==> flow/design.v <==
module slave_apb ( 
                   output reg [ 8-1 : 0 ]   prdata, 			 
                   output reg                         pready, 			 
                   output reg                         pslverr,			 
		   input                	      penable,                   
                   input                	      pwrite, 			 
                   input 	         	      psel,  			 
                   input                              pclk,   			 
                   input                	      presetn, 			 
                   input      [ 8-1 : 0 ]   paddr,  			 
                   input      [ 8-1 : 0 ]   pwdata 			 
                   );
  parameter         IDLE    = 2'd0;              				 
  parameter         SETUP   = 2'd1;
  parameter         ENABLE  = 2'd2;
  reg   [ 2-1 : 0 ]   pre_state;   					 
  reg   [ 2-1 : 0 ]   nxt_state;
  reg   [ 8-1 : 0 ]    mem [ 0 : 200 ]; 		 
  reg   [ 8-1 : 0 ]    prdata_c;
  reg pready_c;
  reg pslverr_c;
  reg mem_we_c;
  always @ ( posedge pclk or negedge presetn )
  	begin 
    	     if ( ! presetn )
      			pre_state <= IDLE;
    	     else 
      			pre_state <= nxt_state;
  	end 
  always @ ( * ) 
  	begin
    		prdata_c   = 8'd0;
    		pslverr_c  = 1'b0;
    		pready_c   = 1'b0;
    		mem_we_c   = 1'b0;
    	 	nxt_state  = IDLE;     
		case ( pre_state )
			IDLE   : begin  
          				if ( psel == 1 ) 
            					nxt_state = SETUP;
	        			else
          				     begin
            					nxt_state = IDLE;
  	        				prdata_c = 8'd0;
          				     end
        			end  
      		      SETUP  : begin  
          				nxt_state  = ENABLE;
        			end  
		     ENABLE : begin  
				    pready_c = psel;
						if ( psel == 1 )   
              						nxt_state    = SETUP;
            					else
              						nxt_state    = IDLE; 
		      		    if(paddr <= 200)
          				begin
            					pslverr_c      = 1'b0;
	         				 if(!pwrite)      
              						prdata_c     = mem [ paddr ];
            					else 
	            					mem_we_c     = psel;
          			        end  
				else
				        pslverr_c     = psel;
        		     end  
                  default : nxt_state = IDLE;
    endcase
  end  
  always @ ( posedge pclk )
  	if ( mem_we_c )
  		mem [ paddr ] <= pwdata;
  always @ ( posedge pclk or negedge presetn)
 	 begin
    		if ( ! presetn)
    			begin
      				prdata    <= 8'b0;
      				pready    <= 1'b0;
      				pslverr   <= 1'b0;
    			end  
    	     else
    		begin
      			pready  <= pready_c;
      		   if ( ( pre_state == ENABLE ) )
      			begin
        			prdata  <= prdata_c;
        			pslverr <= pslverr_c;
      			end
    		end
  	end
endmodule
Reports on slave_apb
What the tools print for slave_apb, step after step. Line numbers count from 1 in the design file above. Library cell names are shortened. A cell with -- has no value.

Top module: slave_apb. Clock port: pclk. Library: sky130hd. Library corner: tt_025C_1v80.

Elaborated design
Counts by Yosys on the flattened word-level netlist (proc, flatten, opt, wreduce; memories kept). Register bits leave out memories and registers merged into their read ports (data or address); mux counts leave out enables and synchronous resets folded into registers. Print and check cells are left out. Cells with the same type and inputs are merged into one. Yosys's memory passes give these memory sizes; they may raise the number of words (mostly to a power of two), join words into wider ones and drop unused or constant bits.

The figure for bits in registers is 12. For cells after elaboration the number is 22. Bits in writable memories: 1608. Bits of input ports: 21. The entry for memories reads 1. For output and inout bits the number is 10.

For magnitude comparators the number is 1. For reduce/logical cells the number is 2. For mux-type cells the number is 12. Equal/unequal tests: 2.

Memories: mem (depth 201, bits a word 8, read ports 1, write ports 1, RTL line 18) `reg [ 8-1 : 0 ] mem [ 0 : 200 ];`.

Operators by type and width (number): 2-to-1 mux 8 bit (4); less-or-equal comparator 8 bit with constant B (1); 2-to-1 mux 1 bit (7); parallel mux 2 bit (select 2 bit) (1); == test 2 x 1 -> 1 bit with constant B (1); == test 2 bit with constant B (1); logical NOT 2 bit (1); OR reduction 2 bit (1).

Longest topological paths
Depth = most cells in a row (Yosys ltp): at word level without a register or memory, in the mapped netlist without a sequential cell, where the memories' decode and read muxes count.

Under depth after elaboration stands 4. ABC_AREA: 0. Under gate-level depth with buffers stands 12. Mapped depth without buffers: 7.

After synthesis
The flow's flattened synthesis, as Yosys stat reports it; memories are mapped. The netlist is that of the ABC_AREA named above (0 if unset); the other value can give another one.

Cell types: edfxtp_1 (number 1608, total area 4.83E+04 um^2); mux4_2 (number 324, total area 7.3E+03 um^2); mux2i_1 (number 191, total area 1.91E+03 um^2); nor2_1 (number 217, total area 814.531 um^2); nand2_1 (number 141, total area 529.258 um^2); a22oi_1 (number 64, total area 480.461 um^2); dfrtp_1 (number 12, total area 300.288 um^2); clkbuf_1 (number 66, total area 247.738 um^2); a211oi_1 (number 32, total area 240.23 um^2); buf_2 (number 48, total area 240.23 um^2); a21oi_1 (number 46, total area 230.221 um^2); nor2b_1 (number 35, total area 218.96 um^2); buf_6 (number 19, total area 213.955 um^2); nand3_1 (number 41, total area 205.197 um^2); o22ai_1 (number 31, total area 193.936 um^2); buf_8 (number 11, total area 165.158 um^2); buf_4 (number 20, total area 150.144 um^2); o2111ai_1 (number 16, total area 140.134 um^2).

Other cell types: 41; their cells: 188.

Cells in the netlist: 3110. Flip-flop cells: 1621. Under buffers stands 188. The entry for mapped area reads 63504.7 um^2. Under sequential area stands 48612.9 um^2.

Worst setup path after synthesis
Path of least setup slack by OpenSTA after synthesis, without wires, with an ideal clock, recovery checks aside; 20% of the period is set as input and as output delay. Where synthesis merged equal registers, the netlist keeps one of their names.

Path kind: input to register. Start: in paddr[1]. End: mem mem[198][0]. Under setup time stands 371 ps. The figure for input delay is 2000 ps. Arrival: 3824 ps. For path delay the number is 2195 ps. The figure for setup slack is 5806 ps. For launch time at the first pin the number is 2000 ps. Under required time stands 9629 ps. Under stages stands 9. The entry for period reads 10000 ps. The entry for synthesis period reached reads 4194 ps.

"path delay" is the arrival time less input delay plus setup time. "stages" counts driving pins, that of a launching flip-flop among them; a cell with two outputs on the path counts twice. "synthesis period reached" = period - worst setup slack (recovery checks aside). The figure is calculated, with input and output delays left at 20% of the set period. Between the ends stands the longest chain of elaborated cells between them, by number of cells; it is not shown to be the way that was timed. Of several equally long chains one is given. Each line given opens the expression or statement behind the cell; cells for indexed reads and writes are added by Yosys, which also makes memories of some case tables. Only ways into the end's enable, where the timed path ends, are counted here.

Path through: buf_2 -> buf_2 -> buf_2 -> buf_6 -> buf_6 -> nor2b_1 -> nand2_1 -> clkbuf_1 -> nor2_1. The entry for cells in the longest elaborated chain reads 4. The entry for elaborated cells on any way between the ends reads 5. The figure for RTL lines with such cells is 3.

Ends and longest elaborated chain, post-synthesis: start: declaration (RTL line 10) `input [ 8-1 : 0 ] paddr,`; less-or-equal comparator 8 bit (RTL line 56) `if(paddr <= 200)`; 2-to-1 mux 1 bit (RTL line 56); 2-to-1 mux 1 bit (RTL line 37) `case ( pre_state )`; 2-to-1 mux 8 bit (RTL line 71) `if ( mem_we_c )`; end: declaration (RTL line 18) `reg [ 8-1 : 0 ] mem [ 0 : 200 ];`.

Timing after layout
Path of least setup slack in the final report of entry A (OpenROAD, finished layout, wires in). Where an end is a register, its clock arrival counts in the times. The path's times are printed in steps of 10 ps; the period is the one set.

Path kind: input to register. Start: in paddr[3]. End: reg prdata[0]. Arrival: 4780 ps. Under setup time stands 150 ps. The entry for period reads 3650 ps. For launch time at the first pin the number is 730 ps. The figure for input delay is 730 ps. Under stages stands 10. The figure for setup slack is -490 ps. Under required time stands 4290 ps.

Between the ends stands the longest chain of elaborated cells between them, by number of cells; it is not shown to be the way that was timed. Of several equally long chains one is given. The chain passes a memory read, where the word-level depth is cut; so it can be longer than that depth.

Path through: clkdlybuf4s50_1 -> buf_2 -> nor2b_1 -> clkbuf_1 -> a22oi_1 -> a31oi_1 -> o2111ai_1 -> o31a_1 -> o32ai_2 -> a21oi_1. The entry for cells in the longest elaborated chain reads 3. The entry for elaborated cells on any way between the ends reads 4. The figure for RTL lines with such cells is 3.

Ends and longest elaborated chain, post-layout: start: declaration (RTL line 10) `input [ 8-1 : 0 ] paddr,`; memory (201 x 8 bit) (RTL line 18) `reg [ 8-1 : 0 ] mem [ 0 : 200 ];`; 2-to-1 mux 8 bit (RTL line 59) `if(!pwrite)`; 2-to-1 mux 8 bit (RTL line 56) `if(paddr <= 200)`; end: assignment (RTL line 77) `prdata <= 8'b0;`; end: assignment (RTL line 86) `prdata <= prdata_c;`; end: declaration (RTL line 2) `output reg [ 8-1 : 0 ] prdata,`.

Wiki page: slave_apb / flow data

Record of 6 stored runs of the RTL-to-layout flow on slave_apb, platform sky130hd. The runs are unordered. Constraints: input delay and output delay 20% of the set period each, output load 0.01 pF. "achieved period": clock period set for the run, less the worst setup slack. It is reckoned from that one timing run; input and output delays stay at 20% of the period that was set. "worst setup path time" = time allowed to the worst setup path (clock period - input delay - output delay, where it has them) - its slack; a late launch clock adds to it, a late capture clock takes from it. "power consumption" is the tool's figure for a default switching activity; nothing was simulated. "worst setup path time" is given in steps of 10 ps.

Entry A has these settings: CAP_MARGIN 35; CELL_PAD_IN_SITES_DETAIL_PLACEMENT 2; CORE_MARGIN 4; CTS_CLUSTER_SIZE 77; GPL_ROUTABILITY_DRIVEN 0; GPL_TIMING_DRIVEN 0; MAX_ROUTING_LAYER met4; MIN_ROUTING_LAYER met2; PLACE_DENSITY_LB_ADDON 0.01; SETUP_SLACK_MARGIN -0.17; TNS_END_PERCENT 10; period_ns 3.65; CORE_UTILIZATION 40; SLEW_MARGIN 20. The worst setup path time comes to 3410 ps. Critical path kind: input to register. The worst setup slack after layout stands at -491 ps. For the setup TNS the run shows -208587 ps. The measured power consumption is 40.856 mW. The achieved period is 4141 ps. The chip area in the Yosys report stands at 63504.7 um^2. The utilization after routing stands at 47.1%. The overall die area stands at 165202.0 um^2. The measured worst-case hold slack is 309 ps.

Entry B has these settings: CORE_UTILIZATION 37; PLACE_DENSITY 0.6; period_ns 5.46; CAP_MARGIN 20; CORE_MARGIN 2; SLEW_MARGIN 20. The worst setup path time comes to 2550 ps. Critical path kind: input to register. The worst setup slack after layout stands at 1816 ps. For the setup TNS the run shows 0 ps. The measured power consumption is 26.065 mW. The achieved period is 3644 ps. The chip area in the Yosys report stands at 63504.7 um^2. The utilization after routing stands at 42.3%. The overall die area stands at 174962.0 um^2. The measured worst-case hold slack is 372 ps.

Entry C has these settings: ABC_AREA 0; CELL_PAD_IN_SITES_DETAIL_PLACEMENT 1; CELL_PAD_IN_SITES_GLOBAL_PLACEMENT 2; CORE_UTILIZATION 69; CTS_CLUSTER_DIAMETER 373; CTS_CLUSTER_SIZE 35; GPL_TIMING_DRIVEN 0; MIN_ROUTING_LAYER met1; PLACE_DENSITY_LB_ADDON 0.08; SLEW_MARGIN 40; period_ns 8.58; CAP_MARGIN 20; CORE_MARGIN 2. The worst setup path time comes to 3820 ps. Critical path kind: input to register. The worst setup slack after layout stands at 3043 ps. For the setup TNS the run shows 0 ps. The measured power consumption is 13.002 mW. The achieved period is 5537 ps. The chip area in the Yosys report stands at 63504.7 um^2. The utilization after routing stands at 74.0%. The overall die area stands at 94479.4 um^2. The measured worst-case hold slack is 377 ps.

Entry D has these settings: CORE_UTILIZATION 45; PLACE_DENSITY 0.6; SETUP_SLACK_MARGIN -0.38; period_ns 5.46; CAP_MARGIN 20; CORE_MARGIN 2; SLEW_MARGIN 20. The worst setup path time comes to 2680 ps. Critical path kind: input to register. The worst setup slack after layout stands at 1687 ps. For the setup TNS the run shows 0 ps. The measured power consumption is 25.706 mW. The achieved period is 3773 ps. The chip area in the Yosys report stands at 63504.7 um^2. The utilization after routing stands at 50.9%. The overall die area stands at 144142.0 um^2. The measured worst-case hold slack is 352 ps.

Entry E has these settings: CORE_UTILIZATION 45; PLACE_DENSITY 0.6; period_ns 10.0; CAP_MARGIN 20; CORE_MARGIN 2; SLEW_MARGIN 20. The worst setup path time comes to 3310 ps. Critical path kind: input to register. The worst setup slack after layout stands at 4685 ps. For the setup TNS the run shows 0 ps. The measured power consumption is 14.077 mW. The achieved period is 5315 ps. The chip area in the Yosys report stands at 63504.7 um^2. The utilization after routing stands at 50.5%. The overall die area stands at 144142.0 um^2. The measured worst-case hold slack is 352 ps.

Entry F has these settings: CAP_MARGIN 20; CELL_PAD_IN_SITES_DETAIL_PLACEMENT 2; CELL_PAD_IN_SITES_GLOBAL_PLACEMENT 2; CORE_MARGIN 8; CORE_UTILIZATION 21; CTS_CLUSTER_DIAMETER 76; CTS_CLUSTER_SIZE 62; GPL_ROUTABILITY_DRIVEN 0; GPL_TIMING_DRIVEN 1; HOLD_SLACK_MARGIN -0.07; MAX_ROUTING_LAYER met4; PLACE_DENSITY_LB_ADDON 0.12; SETUP_SLACK_MARGIN 0.38; SLEW_MARGIN 5; TNS_END_PERCENT 40; period_ns 3.88. The worst setup path time comes to 3160 ps. Critical path kind: register to register. The worst setup slack after layout stands at 718 ps. For the setup TNS the run shows 0 ps. The measured power consumption is 36.413 mW. The achieved period is 3162 ps. The chip area in the Yosys report stands at 63504.7 um^2. The utilization after routing stands at 25.4%. The overall die area stands at 320254.0 um^2. The measured worst-case hold slack is 370 ps.
